==> flow/design.v <==
module iterator(
	clk,
	reset,
	en_ctrl, 
	i, 
	j, 
	k,
	l,
	m, 
	n,
	en_sum,
	en_save,
	fin_r,
	in_row,
	in_col
);
	parameter [8-1:0] CONV_DIM_IMG    = 32;  
	parameter [8-1:0] CONV_DIM_OUT    = 32;  
	parameter [8-1:0] CONV_DIM_KERNEL = 5;   
	parameter [8-1:0] CONV_OUT_CH     = 32;  
	parameter [8-1:0] CONV_DIM_CH     = 3;
	parameter [8-1:0] STRIDE          = 1;
	parameter [8-1:0] PADDING         = 2;
	input clk;
	input en_ctrl;
	input reset;
	output en_sum;
	output en_save;
	output reg fin_r;
	output reg [8-1:0] i;
	output reg [8-1:0] j; 
	output reg [8-1:0] k; 
	output reg [8-1:0] m; 
	output reg [8-1:0] n; 
	output reg [8-1:0] l; 
	output signed [8-1:0]  in_row, in_col;
	reg fin, finish;
	wire cond;
	assign in_row = (STRIDE * j) + m - PADDING;
	assign in_col = (STRIDE * k) + n - PADDING;
	assign cond   = en_ctrl & ~fin_r;
	assign en_sum = (en_ctrl && (l < CONV_DIM_CH) && (in_row >= 8'd0 && in_col >= 8'd0 && in_row < CONV_DIM_IMG && in_col < CONV_DIM_IMG)) ? 1'b1 : 1'b0;
	assign en_save = (m > 8'd0 || n > 8'd0) ? 1'b0 : (j < 8'd2) ? 1'd1 : (l == 8'd0) ? 1'd1 : 1'b0; 
	always @(posedge clk) begin
		if(reset) begin
			fin <= 0;
			fin_r <= 0;
		end else begin
			fin <= finish;
			fin_r <= fin;
		end
	end
	always @(posedge clk) begin
		if(reset) begin
			i <= 0;
			j <= 0;
			k <= 0;
			l <= 0;
			m <= 0;
			n <= 0;
			finish <= 0;
		end else if(cond) begin
		    if(en_sum) begin
				l <= l + 8'd1;
			end else begin
				l <= 0;
				n <= n + 8'd1;
				if(n == (CONV_DIM_KERNEL-1)) begin
			    	n <= 8'b0;
			    	m <= m + 8'b1;
			    	if(m == (CONV_DIM_KERNEL-1)) begin
			    		m <= 0;
			       		k <= k + 8'b1;
			       		if(k == (CONV_DIM_OUT-1)) begin
			           		k <= 0;
			           		j <= j + 8'b1;
			           		if(j == (CONV_DIM_OUT-1)) begin
				           		j <= 0;
				           		i <= i + 8'b1;
				           		if(i == (CONV_OUT_CH-1)) begin
				            		i <= 0;
					          		finish <= 1;
				           		end
				   	    	end
			           	end
		           	end
			    end
			end
		end
	end
endmodule
module addr_generator(
    clk,
    reset,
    enable,
    en_save,
    i,
    j,
    k,
    l,
    m,
    n,
    s_addr,
    w_addr,
    b_addr,
    save_addr
);
    parameter [8-1:0] CONV_DIM_IMG    = 32;
	parameter [8-1:0] CONV_DIM_KERNEL = 5;
	parameter [8-1:0] CONV_DIM_CH     = 3;
    parameter [8-1:0] CONV_OUT_CH     = 32;
    parameter [8-1:0] CONV_DIM_OUT    = 32;
    parameter [8-1:0] STRIDE          = 1;
    parameter [8-1:0] PADDING         = 2;
    parameter [8-1:0] KSIZE           = 4;
    input clk;
    input reset;
    input enable;
    input en_save;
    input [8-1:0] i;
    input [8-1:0] j;
    input [8-1:0] k;
    input [8-1:0] m;
    input [8-1:0] n;
    input [8-1:0] l;
    output reg [16-1:0] s_addr;
    output reg [16-1:0] w_addr;
    output reg [16-1:0] save_addr;
    output reg [16-1:0] b_addr;
    always @(posedge clk) begin
        if(reset) begin
            s_addr <= 0;
            w_addr <= 0;
            b_addr <= 0;
        end else if(enable) begin
            s_addr <= (((((STRIDE * j) + m - PADDING) * CONV_DIM_IMG) + ((STRIDE * k) + n - PADDING)) * CONV_DIM_CH) + l;
            w_addr <= (i * CONV_DIM_CH * CONV_DIM_KERNEL * CONV_DIM_KERNEL) + (((m * CONV_DIM_KERNEL) + (n)) * CONV_DIM_CH) + l;
            b_addr <= i;
        end
    end
    reg [7:0] i_r, j_r, k_r;
    reg [7:0] i_r1, j_r1, k_r1;
    always @(posedge clk) begin
        if (reset) begin
            i_r <= 0;
            j_r <= 0;
            k_r <= 0;
            i_r1 <= 0;
            j_r1 <= 0;
            k_r1 <= 0;
        end else begin
            i_r  <= i;
            i_r1 <= i_r;
            j_r <= j;
            j_r1 <= j_r;
            k_r <= k;
            k_r1 <= k_r;
        end
    end
    always @(posedge clk) begin
        if (reset) begin
            save_addr <= 0;
        end else if(en_save) begin
            if (j == 0 && k == 0) begin
                save_addr <= i_r1 + (((j_r1 * CONV_DIM_OUT) + (k_r1)) * CONV_OUT_CH);
            end else begin
                save_addr <= i + (((j * CONV_DIM_OUT) + (k[KSIZE:0]-1'b1)) * CONV_OUT_CH);
            end
        end
    end
endmodule  
module conv_ctrl(
    clk,
    reset,
    en_ctrl,
    s_addr,
    w_addr,
    b_addr,
    save_addr,
    en_sum,
    en_save,
    en_write,
    s_convout,
    en_sat,
    en_mac,
    en_mult_r,
    finish
);
    parameter [8-1:0] CONV_DIM_IMG    = 32;
    parameter [8-1:0] CONV_DIM_OUT    = 32;    
    parameter [8-1:0] CONV_DIM_KERNEL = 5;     
    parameter [8-1:0] CONV_DIM_CH     = 3;    
    parameter [8-1:0] CONV_OUT_CH     = 32;   
    parameter [8-1:0] STRIDE          = 1;    
    parameter [8-1:0] PADDING         = 2;    
    parameter [8-1:0] KSIZE           = 4;
    localparam [2:0] START     = 0;
    localparam [2:0] ITERATING = 1;
    localparam [2:0] SAVE      = 2;
    localparam [2:0] END       = 3;
    input clk;
    input reset;
    input en_ctrl;
    output [16-1:0] s_addr;
    output [16-1:0] w_addr;
    output [16-1:0] save_addr;
    output [16-1:0] b_addr;
    output finish;
    output en_sum, en_save;
    output en_mult_r;
    output reg en_write, en_mac, en_sat, s_convout;
    wire [8-1:0] i, j, k, l, m, n;
    wire signed [8-1:0] in_row, in_col;
    reg en_read;
    assign en_mult_r = (k >= 8'd2 || j == 8'd2) ? 1'b1 
                     : (k == 8'd1 || j == 8'd1) ? 1'b0 
                     : (m > 8'd0  || n > 8'd0) ? 1'b0 : 1'b1; 
    always @(posedge clk) begin
        if (reset) begin
            en_read   <= 1'b0;
            en_write  <= 1'b0;
            s_convout <= 1'b0;
            en_mac    <= 1'b0; 
            en_sat    <= 1'b0;
        end else if (en_ctrl) begin
            en_read   <= en_sum;
            en_mac    <= en_read;
            s_convout <= en_save;
            en_sat    <= en_save;
            en_write  <= en_sat;
        end
    end
    iterator #(
        .CONV_DIM_IMG(CONV_DIM_IMG),
        .CONV_DIM_OUT(CONV_DIM_OUT),
        .CONV_DIM_KERNEL(CONV_DIM_KERNEL),
        .CONV_OUT_CH(CONV_OUT_CH),
        .CONV_DIM_CH(CONV_DIM_CH),
        .STRIDE(STRIDE),
        .PADDING(PADDING)
    ) iter (
        .clk(clk),
        .reset(reset),
        .en_ctrl(en_ctrl),
        .i(i),
        .j(j),
        .k(k),
        .l(l),
        .m(m),
        .n(n),
        .en_sum(en_sum),
        .en_save(en_save),    
        .fin_r(finish),
        .in_row(in_row),
        .in_col(in_col)
    );
    addr_generator #(
        .CONV_DIM_IMG(CONV_DIM_IMG),
        .CONV_DIM_KERNEL(CONV_DIM_KERNEL),
        .CONV_DIM_CH(CONV_DIM_CH),
        .CONV_DIM_OUT(CONV_DIM_OUT),
        .CONV_OUT_CH(CONV_OUT_CH),
        .STRIDE(STRIDE),
        .PADDING(PADDING),
        .KSIZE(KSIZE)
    ) address_generator (
        .clk(clk),
        .reset(reset),
        .enable(en_sum),
        .en_save(s_convout),
        .i(i),
        .j(j),
        .k(k),
        .l(l),
        .m(m),
        .n(n),
        .s_addr(s_addr),
        .w_addr(w_addr),
        .b_addr(b_addr),
        .save_addr(save_addr)
    );
endmodule
module sig_altmult_accum
(
	input [7:0] dataa,
	input [7:0] datab,
	input clk, aclr, clken, sload,
	output signed [17:0] adder_out
);
	reg	signed [17:0] old_result;
	reg signed [17:0] accum_out;
	wire signed [17:0] multa;
	reg sload_reg;
	assign multa = $signed(dataa) * $signed(datab);
	always @ (accum_out, sload_reg)
	begin
		if (sload_reg)
			old_result <= 0;
		else
			old_result <= accum_out;
	end
	assign adder_out = accum_out;
	always @ (posedge clk)
	begin
		if (aclr)
		begin
			sload_reg <= 0;
			accum_out <= 0;
		end
		else if (clken)
		begin
			sload_reg <= sload;
			accum_out <= old_result + multa;
		end
	end
endmodule
module convolve(
    clk,
    reset,
    clken,
    s_convout,
    en_sat,
    en_mult_r,
    bias,
    signal,
    weight,
    convout
);
    parameter BIAS_SHIFT = 6;
    parameter OUT_SHIFT  = 9;
    input  clk, reset, clken, s_convout, en_sat, en_mult_r;
    input  [7:0] signal, weight;
    input  [7:0] bias;
    output wire signed [7:0] convout;
    wire signed [17:0] adder_out;
    reg signed  [17:0] conv_temp;
    sig_altmult_accum mac(
        .clk(clk),
        .aclr(reset | s_convout),
        .clken(clken),
        .sload(s_convout),
        .dataa(signal),
        .datab(weight),
        .adder_out(adder_out)
    );
    reg signed [17:0] multa_r;
    always @(posedge clk) begin
        if(reset) begin
            multa_r <= 18'b0;
        end else if(en_mult_r) begin
            if (clken && s_convout) begin
                multa_r <= $signed(signal) * $signed(weight);
            end
        end else begin
            multa_r <= 18'b0;
        end
    end
    always @(posedge clk) begin
        if(reset) begin
            conv_temp <= 18'b0;
        end else if(en_sat) begin
            conv_temp <= (adder_out + multa_r + ($signed(bias) <<< BIAS_SHIFT)) >>> OUT_SHIFT;
        end
    end
    assign convout = (conv_temp >  18'sd127) ?  8'd127  :
                     (conv_temp < -18'sd128) ? -8'd128  : conv_temp[7:0];
endmodule
module conv_engine(
    input         clk,
    input         reset,
    input         en_ctrl,
    output [15:0] s_addr,
    output [15:0] w_addr,
    output [15:0] b_addr,
    input  [7:0]  signal,
    input  [7:0]  weight,
    input  [7:0]  bias,
    output [15:0] save_addr,
    output [7:0]  convout,
    output        en_write,
    output        finish
);
    wire s_convout, en_save, en_sum;
    wire en_mac, en_sat, en_mult_r;
    conv_ctrl groundctrl (
        .clk(clk),
        .reset(reset),
        .en_ctrl(en_ctrl),
        .s_addr(s_addr),
        .w_addr(w_addr),
        .b_addr(b_addr),
        .save_addr(save_addr),
        .en_sum(en_sum),
        .en_save(en_save),
        .en_write(en_write),
        .s_convout(s_convout),
        .en_sat(en_sat),
        .en_mac(en_mac),
        .en_mult_r(en_mult_r),
        .finish(finish)
    );
    convolve conv (
        .clk(clk),
        .reset(reset),
        .clken(en_mac),
        .s_convout(en_write),
        .en_sat(en_sat),
        .en_mult_r(en_mult_r),
        .bias(bias),
        .signal(signal),
        .weight(weight),
        .convout(convout)
    );
endmodule
Hand-over note for conv_engine

---- Step by step through the tools: conv_engine ----
Tool output for the design above before and after an edit, in the order of the flow.
Lines under "original" count in the file above, lines under "edited" in the edited file.
"change" is "edited" less "original", of the values as shown; "rel. change" is that difference over "original", in percent.
A cell with - has no value.
design
  top ..................................... conv_engine
  clock port .............................. clk
  library ................................. sky130hd
  timing corner ........................... tt_025C_1v80

---- Edit of the RTL ----
Unified diff, file above to edited file.
A script made this edit; it was not meant as an optimisation.
begin of diff
@@ -163,5 +163,5 @@
         end else if(en_save) begin
             if (j == 0 && k == 0) begin
-                save_addr <= i_r1 + (((j_r1 * CONV_DIM_OUT) + (k_r1)) * CONV_OUT_CH);
+                save_addr <= i_r1 + (((j_r1 * CONV_DIM_OUT) | (k_r1)) * CONV_OUT_CH);
             end else begin
                 save_addr <= i + (((j * CONV_DIM_OUT) + (k[KSIZE:0]-1'b1)) * CONV_OUT_CH);
end of diff

---- Word-level counts ----
Yosys after proc, flatten, opt, wreduce and memory -nomap, before mapping. Enables and synchronous resets that opt folds into registers are not counted as muxes. Memory bits, and registers merged into a memory's read port (data or address), are not among the register bits. Print and check cells are not counted.
operators by class
  element                    original  edited  change  rel. change (%)
  add/subtract/negate cells  27        26      -1      -3.70
  multiply operators         7         7       0       0.00
  magnitude comparators      11        11      0       0.00
  equal/unequal tests        8         8       0       0.00
  multiplexer cells          17        17      0       0.00
  bitwise operators          5         6       +1      +20.00
  reduce/logical cells       20        20      0       0.00
operator list
  kind                                                            original  edited  change  rel. change (%)
  adder 11 x 8 -> 11 bit                                          1         0       -1      -100.00
  OR 11 x 8 -> 11 bit                                             0         1       +1      -
  2-to-1 mux 8 bit                                                8         8       0       0.00
  logical AND 1 bit                                               7         7       0       0.00
  2-to-1 mux 1 bit                                                7         7       0       0.00
  adder 8 x 1 -> 8 bit (second input constant)                    6         6       0       0.00
  == test 8 x 5 -> 1 bit (second input constant)                  3         3       0       0.00
  logical NOT 8 bit                                               3         3       0       0.00
  logical OR 1 bit                                                3         3       0       0.00
  inverter 1 bit                                                  3         3       0       0.00
  adder 16 x 8 -> 16 bit                                          2         2       0       0.00
  adder 18 bit                                                    2         2       0       0.00
  adder 8 x 16 -> 16 bit                                          2         2       0       0.00
  adder 8 bit                                                     2         2       0       0.00
  adder 8 x 8 -> 9 bit                                            2         2       0       0.00
  == test 8 x 1 -> 1 bit (second input constant)                  2         2       0       0.00
  == test 8 x 3 -> 1 bit (second input constant)                  2         2       0       0.00
  >= comparator 8 x 1 -> 1 bit (second input constant)            2         2       0       0.00
  greater-than comparator 8 x 1 -> 1 bit (second input constant)  2         2       0       0.00
  less-than comparator 8 x 2 -> 1 bit (second input constant)     2         2       0       0.00
  less-than comparator 8 x 6 -> 1 bit (second input constant)     2         2       0       0.00
  subtractor 8 x 2 -> 8 bit (second input constant)               2         2       0       0.00
  subtractor 9 x 2 -> 10 bit (second input constant)              2         2       0       0.00
  adder 11 x 6 -> 11 bit                                          1         1       0       0.00
  adder 11 x 8 -> 12 bit                                          1         1       0       0.00
  adder 15 x 10 -> 16 bit                                         1         1       0       0.00
  adder 16 x 14 -> 16 bit                                         1         1       0       0.00
  adder 18 x 14 -> 18 bit                                         1         1       0       0.00
Not every row of either side is listed.
storage and ports
  element                original  edited  change  rel. change (%)
  register bits          201       201     0       0.00
  input port bits        27        27      0       0.00
  output and inout bits  74        74      0       0.00
  word-level cells       122       122     0       0.00

---- Logic depth ----
Depth = most cells in a row (Yosys ltp): at word level without a register or memory, in the mapped netlist without a sequential cell, where the memories' decode and read muxes count.
depth
  element                        original  edited  change  rel. change (%)
  depth in word-level cells      10        10      0       0.00
  ABC_AREA                       0         0       -       -
  depth in mapped cells          27        29      +2      +7.41
  gate-level depth less buffers  27        29      +2      +7.41

---- After synthesis ----
Source: synth_stat.txt of the flow (Yosys; design flattened, memories mapped). It holds for the ABC_AREA given above (unset counts as 0); a run with the other value may have another netlist.
mapped netlist
  element                         original  edited    change  rel. change (%)
  mapped cells                    2,049     2,038     -11     -0.54
  chip area (Yosys) (µm²)         17,564.3  17,284.1  -280.2  -1.60
  area of sequential cells (µm²)  3,983.8   3,983.8   0.0     0.00
  mapped flip-flops               199       199       0       0.00
  buffers                         69        54        -15     -21.74
cell types
  cell type                   original  edited  change  rel. change (%)
  sky130_fd_sc_hd__inv_1      261       277     +16     +6.13
  sky130_fd_sc_hd__nor2_1     161       173     +12     +7.45
  sky130_fd_sc_hd__a21oi_1    149       138     -11     -7.38
  sky130_fd_sc_hd__a21o_1     38        29      -9      -23.68
  sky130_fd_sc_hd__clkbuf_1   46        38      -8      -17.39
  sky130_fd_sc_hd__a311oi_1   9         1       -8      -88.89
  sky130_fd_sc_hd__and2_1     38        45      +7      +18.42
  sky130_fd_sc_hd__nand4_1    13        20      +7      +53.85
  sky130_fd_sc_hd__xor2_1     38        44      +6      +15.79
  sky130_fd_sc_hd__a211oi_1   21        27      +6      +28.57
  sky130_fd_sc_hd__o21a_1     12        6       -6      -50.00
  sky130_fd_sc_hd__nor4_1     7         13      +6      +85.71
  sky130_fd_sc_hd__nor3_1     36        41      +5      +13.89
  sky130_fd_sc_hd__a31oi_1    5         10      +5      +100.00
  sky130_fd_sc_hd__xnor2_1    105       101     -4      -3.81
  sky130_fd_sc_hd__nand3b_1   7         3       -4      -57.14
  sky130_fd_sc_hd__o2bb2ai_1  4         0       -4      -100.00
  sky130_fd_sc_hd__o21ai_0    57        60      +3      +5.26
Not every row of either side is listed.
By module: a second synthesis without flattening, with its own total; a netlist apart from the flattened one above.
unflattened totals
  element                                        original  edited    change  rel. change (%)
  cell total of the unflattened synthesis        2,435     2,379     -56     -2.30
  area total of the unflattened synthesis (µm²)  21,408.0  21,087.7  -320.3  -1.50
Rows give one instance, submodules left out.
by module, original
  module             times used  cells  area (µm²)  sequential area (µm²)
  addr_generator     1           1,039  9,137.5     2,001.9
  convolve           1           497    4,361.7     500.5
  sig_altmult_accum  1           416    3,972.6     380.4
  iterator           1           453    3,671.0     1,021.0
  conv_ctrl          1           30     265.3       80.1
  conv_engine        1           0      0.0         0.0
by module, edited
  module             times used  cells  area (µm²)  sequential area (µm²)
  addr_generator     1           1,000  8,932.3     2,001.9
  convolve           1           480    4,246.6     500.5
  sig_altmult_accum  1           416    3,972.6     380.4
  iterator           1           453    3,671.0     1,021.0
  conv_ctrl          1           30     265.3       80.1
  conv_engine        1           0      0.0         0.0

---- Timing after synthesis ----
Path of least setup slack by OpenSTA after synthesis, without wires, with an ideal clock, recovery checks aside; 20% of the period is set as input and as output delay. Where synthesis merged equal registers, the netlist keeps one of their names.
path post-synthesis
  element                              original                         edited                           change  rel. change (%)
  path kind                            input port to flip-flop          input port to flip-flop          -       -
  from                                 input signal[1]                  input signal[3]                  -       -
  to                                   register conv.mac.accum_out[17]  register conv.mac.accum_out[17]  -       -
  clock period (ps)                    10,000                           10,000                           0       0.00
  input delay (ps)                     2,000                            2,000                            0       0.00
  setup time (ps)                      116                              131                              +15     -
  launch time at the first pin (ps)    2,000                            2,000                            0       0.00
  arrival time (ps)                    7,230                            7,434                            +204    +2.82
  data required time (ps)              9,884                            9,869                            -15     -0.15
  setup slack (ps)                     2,654                            2,435                            -219    -
  path delay (ps)                      5,346                            5,565                            +219    +4.10
  stages                               21                               24                               +3      +14.29
  path buffers                         0                                0                                0       -
  period reached after synthesis (ps)  7,346                            7,565                            +219    +2.98
"path delay" is the arrival time less input delay plus setup time.
"stages" counts driving pins, that of a launching flip-flop among them; a cell with two outputs on the path counts twice.
"period reached after synthesis" = period - worst setup slack (recovery checks aside). The figure is calculated, with input and output delays left at 20% of the set period.
The rows between start and end are the longest chain of elaborated cells between them; the timing report does not say that the signal goes this way. Where chains are equally long, one stands for them.
A line is the first line of the expression or statement that the cell stems from. Yosys adds cells for indexed reads and writes and turns some case tables into memories.
on the way, post-synthesis, original
  cells stage by stage .................... sky130_fd_sc_hd__nand2_1 sky130_fd_sc_hd__fa_1 sky130_fd_sc_hd__fa_1 sky130_fd_sc_hd__fa_1 sky130_fd_sc_hd__fa_1 sky130_fd_sc_hd__inv_1 sky130_fd_sc_hd__ha_1 sky130_fd_sc_hd__a21o_1 sky130_fd_sc_hd__a21oi_1 sky130_fd_sc_hd__o21bai_1 sky130_fd_sc_hd__a21oi_1 sky130_fd_sc_hd__o21ai_0 sky130_fd_sc_hd__a21oi_1 sky130_fd_sc_hd__xnor2_1 sky130_fd_sc_hd__ha_1 sky130_fd_sc_hd__nand2_1 sky130_fd_sc_hd__a2111oi_0 sky130_fd_sc_hd__o31ai_1 sky130_fd_sc_hd__o311ai_0 sky130_fd_sc_hd__a21oi_1 sky130_fd_sc_hd__a31o_2
  length of the longest elaborated chain .. 2
  elaborated cells on any way between the ends .. 2
  those cells by class .................... 1 x add/sub; 1 x mul
RTL lines, path post-synthesis, original
  element                     line  source
  from (decl)                 375   input  [7:0]  signal,
  multiplier 8 x 8 -> 16 bit  294   assign multa = $signed(dataa) * $signed(datab);
  adder 18 bit                313   accum_out <= old_result + multa;
  to (assign)                 308   accum_out <= 0;
  to (assign)                 313
  to (decl)                   291   reg signed [17:0] accum_out;
Nets of the timed path that keep an RTL name, with a line that drives or declares them; the list need not be complete.
nets with RTL names, path post-synthesis, original
  net                 line
  conv.mac.multa[12]  294
on the way, post-synthesis, edited
  cells stage by stage .................... sky130_fd_sc_hd__and2_1 sky130_fd_sc_hd__fa_1 sky130_fd_sc_hd__inv_1 sky130_fd_sc_hd__fa_1 sky130_fd_sc_hd__inv_1 sky130_fd_sc_hd__fa_1 sky130_fd_sc_hd__inv_1 sky130_fd_sc_hd__fa_1 sky130_fd_sc_hd__inv_1 sky130_fd_sc_hd__ha_1 sky130_fd_sc_hd__o21ai_0 sky130_fd_sc_hd__o21bai_1 sky130_fd_sc_hd__o311a_1 sky130_fd_sc_hd__o41ai_1 sky130_fd_sc_hd__xnor2_1 sky130_fd_sc_hd__ha_1 sky130_fd_sc_hd__nand3_1 sky130_fd_sc_hd__or3b_2 sky130_fd_sc_hd__o21ai_0 sky130_fd_sc_hd__o21ai_0 sky130_fd_sc_hd__nand4b_1 sky130_fd_sc_hd__o21ai_0 sky130_fd_sc_hd__a31oi_1 sky130_fd_sc_hd__o31ai_1
  length of the longest elaborated chain .. 2
  elaborated cells on any way between the ends .. 2
  those cells by class .................... 1 x add/sub; 1 x mul
RTL lines, path post-synthesis, edited
  element                     line  source
  from (decl)                 375   input  [7:0]  signal,
  multiplier 8 x 8 -> 16 bit  294   assign multa = $signed(dataa) * $signed(datab);
  adder 18 bit                313   accum_out <= old_result + multa;
  to (assign)                 308   accum_out <= 0;
  to (assign)                 313
  to (decl)                   291   reg signed [17:0] accum_out;
nets with RTL names, path post-synthesis, edited
  net                 line
  conv.mac.multa[13]  294

---- Worst path after layout ----
Path of least setup slack in the final report of the runs of set A (OpenROAD, finished layout, wires in). Where an end is a register, its clock arrival counts in the times.
The path's times are printed in steps of 10 ps; the period is the one set.
path post-layout
  element                            original                         edited                           change  rel. change (%)
  path kind                          input port to flip-flop          input port to flip-flop          -       -
  from                               input weight[4]                  input signal[3]                  -       -
  to                                 register conv.mac.accum_out[17]  register conv.mac.accum_out[17]  -       -
  clock period (ps)                  10,000                           10,000                           0       0.00
  input delay (ps)                   2,000                            2,000                            0       0.00
  setup time (ps)                    100                              140                              +40     -
  launch time at the first pin (ps)  2,000                            2,000                            0       0.00
  arrival time (ps)                  8,660                            8,680                            +20     +0.23
  data required time (ps)            10,370                           10,340                           -30     -0.29
  setup slack (ps)                   1,710                            1,660                            -50     -
  stages                             22                               25                               +3      +13.64
  path buffers                       1                                1                                0       0.00
The rows between start and end are the longest chain of elaborated cells between them; the timing report does not say that the signal goes this way. Where chains are equally long, one stands for them.
on the way, post-layout, original
  cells stage by stage .................... sky130_fd_sc_hd__clkdlybuf4s50_1 sky130_fd_sc_hd__nand2_1 sky130_fd_sc_hd__fa_1 sky130_fd_sc_hd__fa_1 sky130_fd_sc_hd__fa_1 sky130_fd_sc_hd__fa_1 sky130_fd_sc_hd__inv_1 sky130_fd_sc_hd__ha_1 sky130_fd_sc_hd__a21o_1 sky130_fd_sc_hd__a21oi_1 sky130_fd_sc_hd__o21bai_1 sky130_fd_sc_hd__a21oi_1 sky130_fd_sc_hd__o21ai_0 sky130_fd_sc_hd__a21oi_1 sky130_fd_sc_hd__xnor2_1 sky130_fd_sc_hd__ha_1 sky130_fd_sc_hd__nand2_1 sky130_fd_sc_hd__a2111oi_0 sky130_fd_sc_hd__o31ai_1 sky130_fd_sc_hd__o311ai_0 sky130_fd_sc_hd__a21oi_1 sky130_fd_sc_hd__a31o_2
  length of the longest elaborated chain .. 2
  elaborated cells on any way between the ends .. 2
  those cells by class .................... 1 x add/sub; 1 x mul
RTL lines, path post-layout, original
  element                     line  source
  from (decl)                 376   input  [7:0]  weight,
  multiplier 8 x 8 -> 16 bit  294   assign multa = $signed(dataa) * $signed(datab);
  adder 18 bit                313   accum_out <= old_result + multa;
  to (assign)                 308   accum_out <= 0;
  to (assign)                 313
  to (decl)                   291   reg signed [17:0] accum_out;
Nets of the timed path that keep an RTL name, with a line that drives or declares them; the list need not be complete.
nets with RTL names, path post-layout, original
  net                 line
  conv.mac.multa[12]  294
on the way, post-layout, edited
  cells stage by stage .................... sky130_fd_sc_hd__clkdlybuf4s50_1 sky130_fd_sc_hd__and2_1 sky130_fd_sc_hd__fa_1 sky130_fd_sc_hd__inv_1 sky130_fd_sc_hd__fa_1 sky130_fd_sc_hd__inv_1 sky130_fd_sc_hd__fa_1 sky130_fd_sc_hd__inv_1 sky130_fd_sc_hd__fa_1 sky130_fd_sc_hd__inv_1 sky130_fd_sc_hd__ha_1 sky130_fd_sc_hd__o21ai_0 sky130_fd_sc_hd__o21bai_1 sky130_fd_sc_hd__o311a_1 sky130_fd_sc_hd__o41ai_1 sky130_fd_sc_hd__xnor2_1 sky130_fd_sc_hd__ha_1 sky130_fd_sc_hd__nand3_1 sky130_fd_sc_hd__or3b_2 sky130_fd_sc_hd__o21ai_0 sky130_fd_sc_hd__o21ai_0 sky130_fd_sc_hd__nand4b_1 sky130_fd_sc_hd__o21ai_0 sky130_fd_sc_hd__a31oi_1 sky130_fd_sc_hd__o31ai_1
  length of the longest elaborated chain .. 2
  elaborated cells on any way between the ends .. 2
  those cells by class .................... 1 x add/sub; 1 x mul
RTL lines, path post-layout, edited
  element                     line  source
  from (decl)                 375   input  [7:0]  signal,
  multiplier 8 x 8 -> 16 bit  294   assign multa = $signed(dataa) * $signed(datab);
  adder 18 bit                313   accum_out <= old_result + multa;
  to (assign)                 308   accum_out <= 0;
  to (assign)                 313
  to (decl)                   291   reg signed [17:0] accum_out;
nets with RTL names, path post-layout, edited
  net                 line
  conv.mac.multa[13]  294

---- Measured runs ----
Runs of the flow (Yosys, OpenROAD) on both versions; the two runs of a pair have the same settings. The constraints put input and output delay at 20% of the set period each and load the outputs with 0.01 pF.
flow settings, set A
  CORE_UTILIZATION ........................ 40
  period_ns ............................... 10.0
  CAP_MARGIN .............................. 20
  CORE_MARGIN ............................. 2
  SLEW_MARGIN ............................. 20
final reports, set A
  element                                                  original  edited    change  rel. change (%)
  mapped cell area after synthesis (µm²)                   17,564.3  17,284.1  -280.2  -1.60
  area of the die (µm²)                                    45,603.6  44,888.9  -714.7  -1.57
  area of the standard cells in the finished layout (µm²)  19,578.8  19,398.6  -180.2  -0.92
  utilization after routing (%)                            45.4      45.2      -0.2    -
  setup slack of the worst path (ps)                       1,709     1,660     -49     -
  total negative slack (ps)                                0         0         0       -
  final worst hold slack (ps)                              439       440       +1      -
  power (µW)                                               2,881     2,935     +54     +1.87
  achieved clock period (ps)                               8,291     8,340     +49     +0.59
flow settings, set B
  CAP_MARGIN .............................. 35
  CELL_PAD_IN_SITES_GLOBAL_PLACEMENT ...... 0
  CORE_ASPECT_RATIO ....................... 0.58
  CORE_UTILIZATION ........................ 34
  CTS_CLUSTER_SIZE ........................ 99
  HOLD_SLACK_MARGIN ....................... -0.07
  PLACE_DENSITY_LB_ADDON .................. 0.12
  SETUP_SLACK_MARGIN ...................... 2.65
  SLEW_MARGIN ............................. 35
  TNS_END_PERCENT ......................... 55
  period_ns ............................... 10.4
  CORE_MARGIN ............................. 2
final reports, set B
  element                                                  original  edited    change  rel. change (%)
  mapped cell area after synthesis (µm²)                   17,564.3  17,284.1  -280.2  -1.60
  area of the die (µm²)                                    53,561.5  52,722.7  -838.8  -1.57
  area of the standard cells in the finished layout (µm²)  19,799.0  19,617.6  -181.4  -0.92
  utilization after routing (%)                            38.8      39.4      +0.6    -
  setup slack of the worst path (ps)                       2,942     2,809     -133    -
  total negative slack (ps)                                0         0         0       -
  final worst hold slack (ps)                              431       439       +8      -
  power (µW)                                               2,973     3,057     +84     +2.83
  achieved clock period (ps)                               7,458     7,591     +133    +1.78
"achieved clock period" means the clock period less the worst setup slack. The figure is calculated, with input and output delays left at 20% of the set period.
"power" rests on the timing tool's default activity at the inputs, not on a simulated workload.

End of note.
